==> flow/design.v <==
module full_adder(input a,b,cin,
                  output sum,co);
assign sum=a^b^cin;
assign co=((a&b)||(b&cin)||(cin&a));                 
endmodule
module half_adder(input a,
                  input b,
                  output sum,
                  output carry);
assign sum=a^b;
assign carry=a&b;
endmodule
module mux2_1(input a,b,sel,
              output y);
assign y=sel?b:a;
endmodule
module adder_4bit(input [3:0]a,b,
                  input cin,
                  output [3:0]sum,
                  output co);
wire s1,c1,s2,c2,s3,c3,s4,s11,s44,c4,c11,s22,c22,s33,c33,c44;
full_adder f1(a[0],b[0],1'b0,s1,c1);
full_adder f2(a[1],b[1],c1,s2,c2);
full_adder f3(a[2],b[2],c2,s3,c3);
full_adder f4(a[3],b[3],c3,s4,c4);
full_adder f5(a[0],b[0],1'b1,s11,c11);
full_adder f6(a[1],b[1],c11,s22,c22);
full_adder f7(a[2],b[2],c22,s33,c33);
full_adder f8(a[3],b[3],c33,s44,c44);
mux2_1 m1(s1,s11,cin,sum[0]);
mux2_1 m2(s2,s22,cin,sum[1]);
mux2_1 m3(s3,s33,cin,sum[2]);
mux2_1 m4(s4,s44,cin,sum[3]);
mux2_1 m5(c4,c44,cin,co);
endmodule
module adder_6bit(input [5:0]a,b,
                  input cin,
                  output [5:0]sum,
                  output co);
wire s1,s2,s3,s4,s5,s6,c1,c2,c3,c4,c5,c6;
wire s11,s22,s33,s44,s55,s66,c11,c22,c33,c44,c55,c66;
full_adder f1(a[0],b[0],1'b0,s1,c1);
full_adder f2(a[1],b[1],c1,s2,c2);
full_adder f3(a[2],b[2],c2,s3,c3);
full_adder f4(a[3],b[3],c3,s4,c4);
full_adder f5(a[4],b[4],c4,s5,c5);
full_adder f6(a[5],b[5],c5,s6,c6);
full_adder f7(a[0],b[0],1'b1,s11,c11);
full_adder f8(a[1],b[1],c11,s22,c22);
full_adder f9(a[2],b[2],c22,s33,c33);
full_adder f10(a[3],b[3],c33,s44,c44);
full_adder f11(a[4],b[4],c44,s55,c55);
full_adder f12(a[5],b[5],c55,s66,c66);
mux2_1 m1(s1,s11,cin,sum[0]);
mux2_1 m2(s2,s22,cin,sum[1]);
mux2_1 m3(s3,s33,cin,sum[2]);
mux2_1 m4(s4,s44,cin,sum[3]);
mux2_1 m5(s5,s55,cin,sum[4]);
mux2_1 m6(s6,s66,cin,sum[5]);
mux2_1 m7(c6,c66,cin,co);
endmodule
module adder_8bit(input [7:0] a,b,
                   input cin,
                   output [7:0] sum,
                   output co);
wire s1,s2,s3,s4,s5,s6,s7,s8,c1,c2,c3,c4,c5,c6,c7,c8;
wire s11,s22,s33,s44,s55,s66,s77,s88,c11,c22,c33,c44,c55,c66,c77,c88;
full_adder f10(a[0],b[0],1'b0,s1,c1);
full_adder f20(a[1],b[1],c1,s2,c2);
full_adder f30(a[2],b[2],c2,s3,c3);
full_adder f40(a[3],b[3],c3,s4,c4);
full_adder f50(a[4],b[4],c4,s5,c5);
full_adder f60(a[5],b[5],c5,s6,c6);
full_adder f70(a[6],b[6],c6,s7,c7);
full_adder f80(a[7],b[7],c7,s8,c8);
full_adder f11(a[0],b[0],1'b1,s11,c11);
full_adder f22(a[1],b[1],c11,s22,c22);
full_adder f33(a[2],b[2],c22,s33,c33);
full_adder f44(a[3],b[3],c33,s44,c44);
full_adder f55(a[4],b[4],c44,s55,c55);
full_adder f66(a[5],b[5],c55,s66,c66);
full_adder f77(a[6],b[6],c66,s77,c77);
full_adder f88(a[7],b[7],c77,s88,c88);
mux2_1 m1(s1,s11,cin,sum[0]);
mux2_1 m2(s2,s22,cin,sum[1]);
mux2_1 m3(s3,s33,cin,sum[2]);
mux2_1 m4(s4,s44,cin,sum[3]);
mux2_1 m5(s5,s55,cin,sum[4]);
mux2_1 m6(s6,s66,cin,sum[5]);
mux2_1 m7(s7,s77,cin,sum[6]);
mux2_1 m8(s8,s88,cin,sum[7]);
mux2_1 m9(c8,c88,cin,co);
endmodule
module adder_12bit(input [11:0] a,b,
                   input cin,
                   output [11:0] sum,
                   output co);
wire s1,s2,s3,s4,s5,s6,s7,s8,s9,s10,s11a,s12,c1,c2,c3,c4,c5,c6,c7,c8,c9,c10,c11a,c12;
wire s11,s22,s33,s44,s55,s66,s77,s88,s99,s1010,s1111,s1212;
wire c11,c22,c33,c44,c55,c66,c77,c88,c99,c1010,c1111,c1212;
full_adder f10(a[0],b[0],1'b0,s1,c1);
full_adder f20(a[1],b[1],c1,s2,c2);
full_adder f30(a[2],b[2],c2,s3,c3);
full_adder f40(a[3],b[3],c3,s4,c4);
full_adder f50(a[4],b[4],c4,s5,c5);
full_adder f60(a[5],b[5],c5,s6,c6);
full_adder f70(a[6],b[6],c6,s7,c7);
full_adder f80(a[7],b[7],c7,s8,c8);
full_adder f90(a[8],b[8],c8,s9,c9);
full_adder f100(a[9],b[9],c9,s10,c10);
full_adder f110(a[10],b[10],c10,s11a,c11a);
full_adder f120(a[11],b[11],c11a,s12,c12);
full_adder f11(a[0],b[0],1'b1,s11,c11);
full_adder f22(a[1],b[1],c11,s22,c22);
full_adder f33(a[2],b[2],c22,s33,c33);
full_adder f44(a[3],b[3],c33,s44,c44);
full_adder f55(a[4],b[4],c44,s55,c55);
full_adder f66(a[5],b[5],c55,s66,c66);
full_adder f77(a[6],b[6],c66,s77,c77);
full_adder f88(a[7],b[7],c77,s88,c88);
full_adder f99(a[8],b[8],c88,s99,c99);
full_adder f1010(a[9],b[9],c99,s1010,c1010);
full_adder f1111(a[10],b[10],c1010,s1111,c1111);
full_adder f1212(a[11],b[11],c1111,s1212,c1212);
mux2_1 m1(s1,s11,cin,sum[0]);
mux2_1 m2(s2,s22,cin,sum[1]);
mux2_1 m3(s3,s33,cin,sum[2]);
mux2_1 m4(s4,s44,cin,sum[3]);
mux2_1 m5(s5,s55,cin,sum[4]);
mux2_1 m6(s6,s66,cin,sum[5]);
mux2_1 m7(s7,s77,cin,sum[6]);
mux2_1 m8(s8,s88,cin,sum[7]);
mux2_1 m9(s9,s99,cin,sum[8]);
mux2_1 m10(s10,s1010,cin,sum[9]);
mux2_1 m11(s11a,s1111,cin,sum[10]);
mux2_1 m12(s12,s1212,cin,sum[11]);
mux2_1 m13(c12,c1212,cin,co);
endmodule
module adder_16bit(input [15:0] a,b,
                   input cin,
                   output [15:0] sum,
                   output co);
wire s1,s2,s3,s4,s5,s6,s7,s8,s9,s10,s11a,s12,s13,s14,s15,s16;
wire c1,c2,c3,c4,c5,c6,c7,c8,c9,c10,c11a,c12,c13,c14,c15,c16;
wire s11,s22,s33,s44,s55,s66,s77,s88,s99,s1010,s1111,s1212,s1313,s1414,s1515,s1616;
wire c11,c22,c33,c44,c55,c66,c77,c88,c99,c1010,c1111,c1212,c1313,c1414,c1515,c1616;
full_adder f10(a[0],b[0],1'b0,s1,c1);
full_adder f20(a[1],b[1],c1,s2,c2);
full_adder f30(a[2],b[2],c2,s3,c3);
full_adder f40(a[3],b[3],c3,s4,c4);
full_adder f50(a[4],b[4],c4,s5,c5);
full_adder f60(a[5],b[5],c5,s6,c6);
full_adder f70(a[6],b[6],c6,s7,c7);
full_adder f80(a[7],b[7],c7,s8,c8);
full_adder f90(a[8],b[8],c8,s9,c9);
full_adder f100(a[9],b[9],c9,s10,c10);
full_adder f110(a[10],b[10],c10,s11a,c11a);
full_adder f120(a[11],b[11],c11a,s12,c12);
full_adder f130(a[12],b[12],c12,s13,c13);
full_adder f140(a[13],b[13],c13,s14,c14);
full_adder f150(a[14],b[14],c14,s15,c15);
full_adder f160(a[15],b[15],c15,s16,c16);
full_adder f11(a[0],b[0],1'b1,s11,c11);
full_adder f22(a[1],b[1],c11,s22,c22);
full_adder f33(a[2],b[2],c22,s33,c33);
full_adder f44(a[3],b[3],c33,s44,c44);
full_adder f55(a[4],b[4],c44,s55,c55);
full_adder f66(a[5],b[5],c55,s66,c66);
full_adder f77(a[6],b[6],c66,s77,c77);
full_adder f88(a[7],b[7],c77,s88,c88);
full_adder f99(a[8],b[8],c88,s99,c99);
full_adder f1010(a[9],b[9],c99,s1010,c1010);
full_adder f1111(a[10],b[10],c1010,s1111,c1111);
full_adder f1212(a[11],b[11],c1111,s1212,c1212);
full_adder f1313(a[12],b[12],c1212,s1313,c1313);
full_adder f1414(a[13],b[13],c1313,s1414,c1414);
full_adder f1515(a[14],b[14],c1414,s1515,c1515);
full_adder f1616(a[15],b[15],c1515,s1616,c1616);
mux2_1 m1(s1,s11,cin,sum[0]);
mux2_1 m2(s2,s22,cin,sum[1]);
mux2_1 m3(s3,s33,cin,sum[2]);
mux2_1 m4(s4,s44,cin,sum[3]);
mux2_1 m5(s5,s55,cin,sum[4]);
mux2_1 m6(s6,s66,cin,sum[5]);
mux2_1 m7(s7,s77,cin,sum[6]);
mux2_1 m8(s8,s88,cin,sum[7]);
mux2_1 m9(s9,s99,cin,sum[8]);
mux2_1 m10(s10,s1010,cin,sum[9]);
mux2_1 m11(s11a,s1111,cin,sum[10]);
mux2_1 m12(s12,s1212,cin,sum[11]);
mux2_1 m13(s13,s1313,cin,sum[12]);
mux2_1 m14(s14,s1414,cin,sum[13]);
mux2_1 m15(s15,s1515,cin,sum[14]);
mux2_1 m16(s16,s1616,cin,sum[15]);
mux2_1 m17(c16,c1616,cin,co);
endmodule
module adder_24bit(input [23:0] a,b,
                   input cin,
                   output [23:0] sum,
                   output co);
wire s1,s2,s3,s4,s5,s6,s7,s8,s9,s10,s11a,s12;
wire s13,s14,s15,s16,s17,s18,s19,s20,s21,s222,s23,s24;
wire c1,c2,c3,c4,c5,c6,c7,c8,c9,c10,c11a,c12;
wire c13,c14,c15,c16,c17,c18,c19,c20,c21,c222,c23,c24;
wire s11,s22,s33,s44,s55,s66,s77,s88,s99,s1010,s1111,s1212;
wire s1313,s1414,s1515,s1616,s1717,s1818,s1919,s2020,s2121,s2222,s2323,s2424;
wire c11,c22,c33,c44,c55,c66,c77,c88,c99,c1010,c1111,c1212;
wire c1313,c1414,c1515,c1616,c1717,c1818,c1919,c2020,c2121,c2222,c2323,c2424;
full_adder f10(a[0],b[0],1'b0,s1,c1);
full_adder f20(a[1],b[1],c1,s2,c2);
full_adder f30(a[2],b[2],c2,s3,c3);
full_adder f40(a[3],b[3],c3,s4,c4);
full_adder f50(a[4],b[4],c4,s5,c5);
full_adder f60(a[5],b[5],c5,s6,c6);
full_adder f70(a[6],b[6],c6,s7,c7);
full_adder f80(a[7],b[7],c7,s8,c8);
full_adder f90(a[8],b[8],c8,s9,c9);
full_adder f100(a[9],b[9],c9,s10,c10);
full_adder f110(a[10],b[10],c10,s11a,c11a);
full_adder f120(a[11],b[11],c11a,s12,c12);
full_adder f130(a[12],b[12],c12,s13,c13);
full_adder f140(a[13],b[13],c13,s14,c14);
full_adder f150(a[14],b[14],c14,s15,c15);
full_adder f160(a[15],b[15],c15,s16,c16);
full_adder f170(a[16],b[16],c16,s17,c17);
full_adder f180(a[17],b[17],c17,s18,c18);
full_adder f190(a[18],b[18],c18,s19,c19);
full_adder f200(a[19],b[19],c19,s20,c20);
full_adder f210(a[20],b[20],c20,s21,c21);
full_adder f220(a[21],b[21],c21,s222,c222);
full_adder f230(a[22],b[22],c222,s23,c23);
full_adder f240(a[23],b[23],c23,s24,c24);
full_adder f11(a[0],b[0],1'b1,s11,c11);
full_adder f22(a[1],b[1],c11,s22,c22);
full_adder f33(a[2],b[2],c22,s33,c33);
full_adder f44(a[3],b[3],c33,s44,c44);
full_adder f55(a[4],b[4],c44,s55,c55);
full_adder f66(a[5],b[5],c55,s66,c66);
full_adder f77(a[6],b[6],c66,s77,c77);
full_adder f88(a[7],b[7],c77,s88,c88);
full_adder f99(a[8],b[8],c88,s99,c99);
full_adder f1010(a[9],b[9],c99,s1010,c1010);
full_adder f1111(a[10],b[10],c1010,s1111,c1111);
full_adder f1212(a[11],b[11],c1111,s1212,c1212);
full_adder f1313(a[12],b[12],c1212,s1313,c1313);
full_adder f1414(a[13],b[13],c1313,s1414,c1414);
full_adder f1515(a[14],b[14],c1414,s1515,c1515);
full_adder f1616(a[15],b[15],c1515,s1616,c1616);
full_adder f1717(a[16],b[16],c1616,s1717,c1717);
full_adder f1818(a[17],b[17],c1717,s1818,c1818);
full_adder f1919(a[18],b[18],c1818,s1919,c1919);
full_adder f2020(a[19],b[19],c1919,s2020,c2020);
full_adder f2121(a[20],b[20],c2020,s2121,c2121);
full_adder f2222(a[21],b[21],c2121,s2222,c2222);
full_adder f2323(a[22],b[22],c2222,s2323,c2323);
full_adder f2424(a[23],b[23],c2323,s2424,c2424);
mux2_1 m1(s1,s11,cin,sum[0]);
mux2_1 m2(s2,s22,cin,sum[1]);
mux2_1 m3(s3,s33,cin,sum[2]);
mux2_1 m4(s4,s44,cin,sum[3]);
mux2_1 m5(s5,s55,cin,sum[4]);
mux2_1 m6(s6,s66,cin,sum[5]);
mux2_1 m7(s7,s77,cin,sum[6]);
mux2_1 m8(s8,s88,cin,sum[7]);
mux2_1 m9(s9,s99,cin,sum[8]);
mux2_1 m10(s10,s1010,cin,sum[9]);
mux2_1 m11(s11a,s1111,cin,sum[10]);
mux2_1 m12(s12,s1212,cin,sum[11]);
mux2_1 m13(s13,s1313,cin,sum[12]);
mux2_1 m14(s14,s1414,cin,sum[13]);
mux2_1 m15(s15,s1515,cin,sum[14]);
mux2_1 m16(s16,s1616,cin,sum[15]);
mux2_1 m17(s17,s1717,cin,sum[16]);
mux2_1 m18(s18,s1818,cin,sum[17]);
mux2_1 m19(s19,s1919,cin,sum[18]);
mux2_1 m20(s20,s2020,cin,sum[19]);
mux2_1 m21(s21,s2121,cin,sum[20]);
mux2_1 m22(s222,s2222,cin,sum[21]);
mux2_1 m23(s23,s2323,cin,sum[22]);
mux2_1 m24(s24,s2424,cin,sum[23]);
mux2_1 m25(c24,c2424,cin,co);
endmodule
module mul_2x2(input clk,
               input [1:0]a,b,
               output [3:0]out);           
reg [1:0]clk_a,clk_b;
wire [3:0]temp;
always @(posedge clk)
 begin
  clk_a<=a;
  clk_b<=b;
 end
assign out[0]=clk_a[0]&clk_b[0];
assign temp[0]=clk_a[0]&clk_b[1];
assign temp[1]=clk_a[1]&clk_b[0];
assign temp[2]=clk_a[1]&clk_b[1];
half_adder h1(temp[0],temp[1],out[1],temp[3]);
half_adder h2(temp[3],temp[2],out[2],out[3]);
endmodule
module mul_4x4(input clk,
               input [3:0]a,
               input [3:0]b,
               output [7:0]c);
wire [3:0]q0,q1,q2,q3,q4;
wire [5:0]q5,q6;		
wire [3:0]temp1;
wire [5:0]temp2,temp3,temp4;
reg [3:0]clk_a,clk_b;
always @(posedge clk)
begin
 clk_a<=a;
 clk_b<=b;
end
mul_2x2 m1(clk,clk_a[1:0],clk_b[1:0],q0[3:0]);
mul_2x2 m2(clk,clk_a[3:2],clk_b[1:0],q1[3:0]);
mul_2x2 m3(clk,clk_a[1:0],clk_b[3:2],q2[3:0]);
mul_2x2 m4(clk,clk_a[3:2],clk_b[3:2],q3[3:0]);
assign temp1 ={2'b00,q0[3:2]};
adder_4bit a1(q1[3:0],temp1,1'b0,q4,);
assign temp2 ={2'b00,q2[3:0]};
assign temp3 ={q3[3:0],2'b00};
adder_6bit a2(temp2,temp3,1'b0,q5,);
assign temp4={2'b00,q4[3:0]};
adder_6bit a3(temp4,q5,1'b0,q6,);
assign c[1:0]=q0[1:0];
assign c[7:2]=q6[5:0];
endmodule
module mul_8x8(input clk,
               input [7:0] a,b,
               output [15:0]c);
wire [7:0]q0,q1,q2,q3,q4;
wire [11:0]q5,q6;	
wire [7:0]temp1;
wire [11:0]temp2,temp3,temp4;
reg [7:0]clk_a,clk_b;
always @(posedge clk)
begin
 clk_a<=a;
 clk_b<=b;
end
mul_4x4 mu1(clk,clk_a[3:0],clk_b[3:0],q0[7:0]);
mul_4x4 mu2(clk,clk_a[7:4],clk_b[3:0],q1[7:0]);
mul_4x4 mu3(clk,clk_a[3:0],clk_b[7:4],q2[7:0]);
mul_4x4 mu4(clk,clk_a[7:4],clk_b[7:4],q3[7:0]);
assign temp1 ={4'b0000,q0[7:4]};
adder_8bit a1(q1[7:0],temp1,1'b0,q4,);
assign temp2 ={4'b0000,q2[7:0]};
assign temp3 ={q3[7:0],4'b0000};
adder_12bit a2(temp2,temp3,1'b0,q5,);
assign temp4={4'b0000,q4[7:0]};
adder_12bit a3(temp4,q5,1'b0,q6,);
assign c[3:0]=q0[3:0];
assign c[15:4]=q6[11:0];
endmodule    
module mul_16x16(input clk,
		         input [15:0]a,
                 input [15:0]b,
                 output [31:0]c);
reg [15:0]clk_a,clk_b;
wire [15:0]q0,q1,q2,q3,q4;	
wire [15:0]temp1;
wire [23:0]temp2,temp3,temp4;
wire [23:0]q5,q6;
always @(posedge clk)
 begin
  clk_a<=a;
  clk_b<=b;
 end
mul_8x8 m1(clk,clk_a[7:0],clk_b[7:0],q0[15:0]);
mul_8x8 m2(clk,clk_a[15:8],clk_b[7:0],q1[15:0]);
mul_8x8 m3(clk,clk_a[7:0],clk_b[15:8],q2[15:0]);
mul_8x8 m4(clk,clk_a[15:8],clk_b[15:8],q3[15:0]);
assign temp1 ={8'b0,q0[15:8]};
adder_16bit a1(q1[15:0],temp1,1'b0,q4,);
assign temp2 ={8'b0,q2[15:0]};
assign temp3 ={q3[15:0],8'b0};
adder_24bit a2(temp2,temp3,1'b0,q5,);
assign temp4={8'b0,q4[15:0]};
adder_24bit a3(temp4,q5,1'b0,q6,);
assign c[7:0]=q0[7:0];
assign c[31:8]=q6[23:0];
endmodule
module accumulator(input clk,en,clr,
                   input [31:0]a,
                   output [39:0]c);
reg [39:0]acc;
always @(posedge clk)
 begin
  if (clr)
   acc <= 40'b0;
  else if (en)
  begin 
   acc <= acc + {8'b0,a};
  end
 end
assign c = acc;
endmodule
module mac_unit(input clk,en,clr,
                input [15:0]a,b,
                output [39:0]c);
wire [31:0]temp1;
mul_16x16 m1(clk,a,b,temp1);
accumulator a1(clk,en,clr,temp1,c);
endmodule
Tool chain data of mac_unit
Module mac_unit before and after one edit of its RTL, step after step.
"before" refers to lines of the RTL above, "after" to lines of the edited file.
"change": "after" minus "before" as printed here. "rel. change": 100 x difference / "before".
Cell names lack the library's common part.
Not given: -
- top module: mac_unit
- clock input: clk
- library: sky130hd
- timing corner: tt_025C_1v80

Edit of the RTL
Unified diff, file above to edited file.
A script made this edit. It changes what the design does and was not meant as an optimisation.
begin of diff
@@ -377,5 +377,8 @@
 adder_24bit a2(temp2,temp3,1'b0,q5,);
 assign temp4={8'b0,q4[15:0]};
-adder_24bit a3(temp4,q5,1'b0,q6,);
+wire [23:0] q6_p, q6_n;
+adder_24bit a3(temp4,q5,1'b0,q6_p,);
+adder_24bit a3_2 (temp4, ~q5, 1'b0, q6_n, );
+assign q6 = q6_p ^ q6_n;
 assign c[7:0]=q0[7:0];
 assign c[31:8]=q6[23:0];
end of diff

Elaborated design
Counts by Yosys on the flattened word-level netlist (proc, flatten, opt, wreduce; memories kept). Register bits leave out memories and registers merged into their read ports (data or address); mux counts leave out enables and synchronous resets folded into registers. Print and check cells are left out. Cells with the same type and inputs are merged into one.
- word-level totals (item ; before ; after ; change ; rel. change (%)):
    flip-flop bits (word level) ; 168 ; 168 ; 0 ; 0.00
    input bits ; 35 ; 35 ; 0 ; 0.00
    output and inout bits ; 40 ; 40 ; 0 ; 0.00
- operators by class (item ; before ; after ; change ; rel. change (%)):
    add/sub/neg operators ; 1 ; 1 ; 0 ; 0.00
    bitwise operators ; 1716 ; 1810 ; +94 ; +5.48
    reductions and logical operators ; 322 ; 352 ; +30 ; +9.32
- operator list (cell ; before ; after ; change ; rel. change (%)):
    1-bit bitwise AND ; 1035 ; 1088 ; +53 ; +5.12
    1-bit XOR ; 681 ; 720 ; +39 ; +5.73
    1-bit logical OR ; 322 ; 352 ; +30 ; +9.32
    24-bit NOT ; 0 ; 1 ; +1 ; -
    24-bit XOR ; 0 ; 1 ; +1 ; -
Operator kinds equal on both sides are left out: 1.

Logic depth
Depth = most cells in a row (Yosys ltp): at word level without a register or memory, in the mapped netlist without a sequential cell, where the memories' decode and read muxes count.
- logic depth (item ; before ; after ; change ; rel. change (%)):
    word-level depth ; 83 ; 113 ; +30 ; +36.14
    ABC_AREA ; 0 ; 0 ; - ; -
    depth in mapped cells ; 58 ; 54 ; -4 ; -6.90
    gate-level depth less buffers ; 57 ; 53 ; -4 ; -7.02

Synthesis result
Source: synth_stat.txt of the flow (Yosys; design flattened, memories mapped). It holds for the ABC_AREA given above (unset counts as 0); a run with the other value may have another netlist.
- synthesis totals (item ; before ; after ; change ; rel. change (%)):
    mapped cells ; 1571 ; 1639 ; +68 ; +4.33
    cell area after synthesis (sq um) ; 15595.0 ; 16143.0 ; +548.0 ; +3.51
    mapped flip-flops ; 168 ; 168 ; 0 ; 0.00
- cell types (cell ; before ; after ; change ; rel. change (%)):
    xor2_1 ; 23 ; 39 ; +16 ; +69.57
    o21ai_0 ; 9 ; 23 ; +14 ; +155.56
    inv_1 ; 313 ; 326 ; +13 ; +4.15
    a21oi_1 ; 31 ; 40 ; +9 ; +29.03
    nand4_1 ; 11 ; 2 ; -9 ; -81.82
    fa_1 ; 194 ; 201 ; +7 ; +3.61
    mux2i_1 ; 21 ; 16 ; -5 ; -23.81
    o21ai_1 ; 5 ; 1 ; -4 ; -80.00
    nor2b_1 ; 4 ; 8 ; +4 ; +100.00
    maj3_1 ; 0 ; 4 ; +4 ; -
    ha_1 ; 264 ; 267 ; +3 ; +1.14
    nor2_1 ; 51 ; 54 ; +3 ; +5.88
    nor3_1 ; 9 ; 6 ; -3 ; -33.33
    a31oi_1 ; 4 ; 7 ; +3 ; +75.00
    a211o_1 ; 3 ; 0 ; -3 ; -100.00
    buf_2 ; 2 ; 5 ; +3 ; +150.00
    and3_1 ; 1 ; 4 ; +3 ; +300.00
    o221ai_1 ; 0 ; 3 ; +3 ; -
Cell types equal on both sides are left out: 8.
Not every row of either side is listed.
By module: a second synthesis without flattening, with its own total; a netlist apart from the flattened one above.
- unflattened totals (item ; before ; after ; change ; rel. change (%)):
    cell total of the unflattened synthesis ; 2802 ; 2925 ; +123 ; +4.39
    area (unflattened synthesis) (sq um) ; 42081.6 ; 43725.7 ; +1644.1 ; +3.91
Rows give one instance, submodules left out.
- modules, before (module ; times used ; cells ; area (sq um) ; seq. area (sq um)):
    full_adder ; 896 ; 1 ; 20.0 ; 0.0
    mux2_1 ; 511 ; 1 ; 15.0 ; 0.0
    mul_2x2 ; 64 ; 8 ; 105.1 ; 80.1
    accumulator ; 1 ; 384 ; 3108.0 ; 800.8
    mul_4x4 ; 16 ; 9 ; 163.9 ; 160.2
    half_adder ; 128 ; 1 ; 12.5 ; 0.0
    mul_8x8 ; 4 ; 17 ; 324.1 ; 320.3
    mul_16x16 ; 1 ; 33 ; 644.4 ; 640.6
    adder_6bit ; 32 ; 2 ; 7.5 ; 0.0
    adder_4bit ; 16 ; 2 ; 7.5 ; 0.0
    adder_12bit ; 8 ; 2 ; 7.5 ; 0.0
    adder_8bit ; 4 ; 2 ; 7.5 ; 0.0
    adder_24bit ; 2 ; 2 ; 7.5 ; 0.0
    adder_16bit ; 1 ; 2 ; 7.5 ; 0.0
    mac_unit ; 1 ; 0 ; 0.0 ; 0.0
- modules, after (module ; times used ; cells ; area (sq um) ; seq. area (sq um)):
    full_adder ; 944 ; 1 ; 20.0 ; 0.0
    mux2_1 ; 536 ; 1 ; 15.0 ; 0.0
    mul_2x2 ; 64 ; 8 ; 105.1 ; 80.1
    accumulator ; 1 ; 384 ; 3108.0 ; 800.8
    mul_4x4 ; 16 ; 9 ; 163.9 ; 160.2
    half_adder ; 128 ; 1 ; 12.5 ; 0.0
    mul_8x8 ; 4 ; 17 ; 324.1 ; 320.3
    mul_16x16 ; 1 ; 81 ; 944.7 ; 640.6
    adder_6bit ; 32 ; 2 ; 7.5 ; 0.0
    adder_4bit ; 16 ; 2 ; 7.5 ; 0.0
    adder_12bit ; 8 ; 2 ; 7.5 ; 0.0
    adder_8bit ; 4 ; 2 ; 7.5 ; 0.0
    adder_24bit ; 3 ; 2 ; 7.5 ; 0.0
    adder_16bit ; 1 ; 2 ; 7.5 ; 0.0
    mac_unit ; 1 ; 0 ; 0.0 ; 0.0

Path before layout
OpenSTA on the mapped netlist: ideal clock, no wires. The path of least setup slack (recovery checks aside). Input and output delay are each 20% of the period. Register names are those of the netlist, which keeps one name where synthesis merged equal registers.
- timing path post-synthesis (item ; before ; after ; change ; rel. change (%)):
    kind ; register to register ; register to register ; - ; -
    start ; reg (no name shown) ; reg (no name shown) ; - ; -
    end ; reg a1.acc[38] ; reg a1.acc[36] ; - ; -
    clock period (ps) ; 13500 ; 13500 ; 0 ; 0.00
    time at the first pin (ps) ; 0 ; 0 ; 0 ; -
    arrival (ps) ; 13569 ; 14473 ; +904 ; +6.66
    setup slack (ps) ; -196 ; -1101 ; -905 ; -
    path delay (ps) ; 13697 ; 14601 ; +904 ; +6.60
    stages ; 53 ; 52 ; -1 ; -1.89
    buffers on the path ; 1 ; 1 ; 0 ; 0.00
    synthesis period reached (ps) ; 13696 ; 14601 ; +905 ; +6.61
"path delay" = arrival - input delay + setup time.
"stages" counts driving pins, that of a launching flip-flop among them; a cell with two outputs on the path counts twice.
"synthesis period reached" = period - worst setup slack (recovery checks aside). The figure is calculated, with input and output delays left at 20% of the set period.
Between the ends stands the longest chain of elaborated cells between them, by number of cells; it is not shown to be the way that was timed. Of several equally long chains one is given.
Each line given opens the expression or statement behind the cell; cells for indexed reads and writes are added by Yosys, which also makes memories of some case tables.
On the way, post-synthesis, before:
- path through: dfxtp_1 -> clkbuf_1 -> and2_1 -> ha_1 -> ha_1 -> ha_1 -> fa_1 -> inv_1 -> fa_1 -> inv_1 -> fa_1 -> fa_1 -> inv_1 -> fa_1 -> inv_1 -> fa_1 -> fa_1 -> fa_1 -> (+17 left out) -> fa_1 -> fa_1 -> inv_1 -> ha_1 -> ha_1 -> ha_1 -> ha_1 -> ha_1 -> ha_1 -> ha_1 -> xnor2_1 -> xnor2_1 -> ha_1 -> nand2_1 -> a2111oi_0 -> o41ai_2 -> xor2_1 -> nor2_1
- noted length of the longest elaborated chain: 83
- elaborated cells between the ends (all ways) at 739
- RTL lines with such cells: 7
- ends and longest elaborated chain, post-synthesis, before (item ; line ; RTL):
    1-bit bitwise AND ; 295 ; assign temp[1]=clk_a[1]&clk_b[0];
    1-bit bitwise AND ; 11 ; assign carry=a&b;
    1-bit XOR ; 10 ; assign sum=a^b;
    1-bit bitwise AND (2 in a row) ; 4 ; assign co=((a&b)||(b&cin)||(cin&a));
    1-bit logical OR (2 in a row) ; 4 ;
    1-bit XOR ; 3 ; assign sum=a^b^cin;
    1-bit bitwise AND ; 4 ;
    (+59 left out) ; - ;
    1-bit bitwise AND ; 4 ;
    1-bit logical OR (2 in a row) ; 4 ;
    1-bit bitwise AND ; 4 ;
    1-bit logical OR (2 in a row) ; 4 ;
    1-bit bitwise AND (7 in a row) ; 4 ;
    1-bit XOR ; 3 ;
    40-bit by 32-bit adder with 40-bit output ; 393 ; acc <= acc + {8'b0,a};
    to (assign) ; 390 ; acc <= 40'b0;
    to (assign) ; 393 ;
    to (decl) ; 386 ; reg [39:0]acc;
On the way, post-synthesis, after:
- path through: dfxtp_1 -> clkbuf_1 -> and2_1 -> ha_1 -> ha_1 -> ha_1 -> fa_1 -> inv_1 -> fa_1 -> inv_1 -> fa_1 -> fa_1 -> inv_1 -> fa_1 -> inv_1 -> fa_1 -> fa_1 -> fa_1 -> (+16 left out) -> fa_1 -> fa_1 -> fa_1 -> fa_1 -> ha_1 -> ha_1 -> ha_1 -> ha_1 -> ha_1 -> ha_1 -> xor2_1 -> ha_1 -> a21oi_1 -> a21oi_1 -> or3_1 -> o211ai_1 -> xnor2_1 -> nor2b_1
- noted length of the longest elaborated chain: 84
- elaborated cells between the ends (all ways) at 863
- RTL lines with such cells: 9
- ends and longest elaborated chain, post-synthesis, after (item ; line ; RTL):
    1-bit bitwise AND ; 294 ; assign temp[0]=clk_a[0]&clk_b[1];
    1-bit bitwise AND ; 11 ; assign carry=a&b;
    1-bit XOR ; 10 ; assign sum=a^b;
    1-bit bitwise AND (2 in a row) ; 4 ; assign co=((a&b)||(b&cin)||(cin&a));
    1-bit logical OR (2 in a row) ; 4 ;
    1-bit XOR ; 3 ; assign sum=a^b^cin;
    1-bit bitwise AND ; 4 ;
    (+60 left out) ; - ;
    1-bit logical OR (2 in a row) ; 4 ;
    1-bit bitwise AND ; 4 ;
    1-bit logical OR (2 in a row) ; 4 ;
    1-bit bitwise AND (7 in a row) ; 4 ;
    1-bit XOR ; 3 ;
    24-bit XOR ; 382 ; assign q6 = q6_p ^ q6_n;
    40-bit by 32-bit adder with 40-bit output ; 396 ; acc <= acc + {8'b0,a};
    to (assign) ; 393 ; acc <= 40'b0;
    to (assign) ; 396 ;
    to (decl) ; 389 ; reg [39:0]acc;

Path in the finished layout
Path of least setup slack in the final report of each run of set A (OpenROAD, finished layout, wires in). Where an end is a register, its clock arrival counts in the times.
The report prints the path's times to 10 ps; the period is as set.
- timing path post-layout (item ; before ; after ; change ; rel. change (%)):
    kind ; register to register ; register to register ; - ; -
    start ; reg (no name shown) ; reg (no name shown) ; - ; -
    end ; reg a1.acc[38] ; reg a1.acc[36] ; - ; -
    clock period (ps) ; 13500 ; 13500 ; 0 ; 0.00
    time at the first pin (ps) ; 440 ; 450 ; +10 ; +2.27
    arrival (ps) ; 13690 ; 14410 ; +720 ; +5.26
    setup slack (ps) ; 120 ; -520 ; -640 ; -
    stages ; 53 ; 51 ; -2 ; -3.77
    buffers on the path ; 1 ; 0 ; -1 ; -100.00
Between the ends stands the longest chain of elaborated cells between them, by number of cells; it is not shown to be the way that was timed. Of several equally long chains one is given.
On the way, post-layout, before:
- path through: dfxtp_2 -> and2_4 -> ha_4 -> ha_4 -> ha_4 -> fa_2 -> inv_1 -> fa_1 -> inv_2 -> fa_2 -> fa_1 -> inv_1 -> fa_1 -> inv_2 -> fa_2 -> fa_2 -> fa_2 -> fa_2 -> (+17 left out) -> fa_2 -> inv_2 -> ha_4 -> ha_4 -> ha_4 -> ha_4 -> ha_4 -> ha_4 -> ha_4 -> xnor2_2 -> xnor2_1 -> ha_1 -> buf_4 -> nand2_1 -> a2111oi_4 -> o41ai_2 -> xor2_1 -> nor2_1
- noted length of the longest elaborated chain: 83
- elaborated cells between the ends (all ways) at 565
- RTL lines with such cells: 7
- ends and longest elaborated chain, post-layout, before (item ; line ; RTL):
    1-bit bitwise AND ; 294 ; assign temp[0]=clk_a[0]&clk_b[1];
    1-bit bitwise AND ; 11 ; assign carry=a&b;
    1-bit XOR ; 10 ; assign sum=a^b;
    1-bit bitwise AND (2 in a row) ; 4 ; assign co=((a&b)||(b&cin)||(cin&a));
    1-bit logical OR (2 in a row) ; 4 ;
    1-bit XOR ; 3 ; assign sum=a^b^cin;
    1-bit bitwise AND ; 4 ;
    (+59 left out) ; - ;
    1-bit bitwise AND ; 4 ;
    1-bit logical OR (2 in a row) ; 4 ;
    1-bit bitwise AND ; 4 ;
    1-bit logical OR (2 in a row) ; 4 ;
    1-bit bitwise AND (7 in a row) ; 4 ;
    1-bit XOR ; 3 ;
    40-bit by 32-bit adder with 40-bit output ; 393 ; acc <= acc + {8'b0,a};
    to (assign) ; 390 ; acc <= 40'b0;
    to (assign) ; 393 ;
    to (decl) ; 386 ; reg [39:0]acc;
On the way, post-layout, after:
- path through: dfxtp_4 -> and2_4 -> ha_4 -> ha_4 -> ha_4 -> fa_2 -> inv_2 -> fa_1 -> inv_2 -> fa_2 -> fa_1 -> inv_2 -> fa_1 -> inv_2 -> fa_2 -> fa_2 -> fa_2 -> fa_2 -> (+15 left out) -> fa_2 -> fa_2 -> fa_2 -> fa_2 -> ha_2 -> ha_2 -> ha_4 -> ha_4 -> ha_4 -> ha_4 -> xor2_4 -> ha_4 -> a21oi_2 -> a21oi_2 -> or3_4 -> o211ai_1 -> xnor2_1 -> nor2b_2
- noted length of the longest elaborated chain: 84
- elaborated cells between the ends (all ways) at 688
- RTL lines with such cells: 8
- ends and longest elaborated chain, post-layout, after (item ; line ; RTL):
    1-bit bitwise AND ; 294 ; assign temp[0]=clk_a[0]&clk_b[1];
    1-bit bitwise AND ; 11 ; assign carry=a&b;
    1-bit XOR ; 10 ; assign sum=a^b;
    1-bit bitwise AND (2 in a row) ; 4 ; assign co=((a&b)||(b&cin)||(cin&a));
    1-bit logical OR (2 in a row) ; 4 ;
    1-bit XOR ; 3 ; assign sum=a^b^cin;
    1-bit bitwise AND ; 4 ;
    (+60 left out) ; - ;
    1-bit logical OR (2 in a row) ; 4 ;
    1-bit bitwise AND ; 4 ;
    1-bit logical OR (2 in a row) ; 4 ;
    1-bit bitwise AND (7 in a row) ; 4 ;
    1-bit XOR ; 3 ;
    24-bit XOR ; 382 ; assign q6 = q6_p ^ q6_n;
    40-bit by 32-bit adder with 40-bit output ; 396 ; acc <= acc + {8'b0,a};
    to (assign) ; 393 ; acc <= 40'b0;
    to (assign) ; 396 ;
    to (decl) ; 389 ; reg [39:0]acc;

Flow runs
Runs of the flow (Yosys, OpenROAD) on both versions; the two runs of a pair have the same settings. The constraints put input and output delay at 20% of the set period each and load the outputs with 0.01 pF.
Flow settings, set A:
- period_ns: 13.5
- noted CAP_MARGIN: 20
- CORE_MARGIN: 2
- CORE_UTILIZATION at 40
- SLEW_MARGIN at 20
- final reports, set A (item ; before ; after ; change ; rel. change (%)):
    netlist area reported by Yosys (sq um) ; 15595.0 ; 16143.0 ; +548.0 ; +3.51
    area of the die (sq um) ; 40582.1 ; 41979.9 ; +1397.8 ; +3.44
    standard-cell area after layout (sq um) ; 18054.8 ; 19177.1 ; +1122.3 ; +6.22
    utilization after routing (%) ; 46.8 ; 48.2 ; +1.4 ; -
    setup slack of the critical path (ps) ; 122 ; -522 ; -644 ; -
    setup TNS (ps) ; 0 ; -4785 ; -4785 ; -
    post-route worst hold slack (ps) ; 321 ; 318 ; -3 ; -
    achieved period (ps) ; 13378 ; 14022 ; +644 ; +4.81
Flow settings, set B:
- CELL_PAD_IN_SITES_GLOBAL_PLACEMENT: 0
- CORE_MARGIN: 4
- CORE_UTILIZATION at 66
- noted CTS_CLUSTER_DIAMETER: 178
- CTS_CLUSTER_SIZE at 33
- noted GPL_ROUTABILITY_DRIVEN: 1
- noted PLACE_DENSITY_LB_ADDON: 0.17
- SETUP_SLACK_MARGIN: 2.18
- SLEW_MARGIN at 10
- period_ns: 15.3
- noted CAP_MARGIN: 20
- final reports, set B (item ; before ; after ; change ; rel. change (%)):
    netlist area reported by Yosys (sq um) ; 15595.0 ; 16143.0 ; +548.0 ; +3.51
    area of the die (sq um) ; 26151.7 ; 27025.7 ; +874.0 ; +3.34
    standard-cell area after layout (sq um) ; 17798.3 ; 18574.1 ; +775.8 ; +4.36
    utilization after routing (%) ; 77.7 ; 78.2 ; +0.5 ; -
    setup slack of the critical path (ps) ; 2058 ; 1494 ; -564 ; -
    setup TNS (ps) ; 0 ; 0 ; 0 ; -
    post-route worst hold slack (ps) ; 324 ; 324 ; 0 ; -
    achieved period (ps) ; 13242 ; 13806 ; +564 ; +4.26
"achieved period" = clock period - worst setup slack. The figure is calculated, with input and output delays left at 20% of the set period.
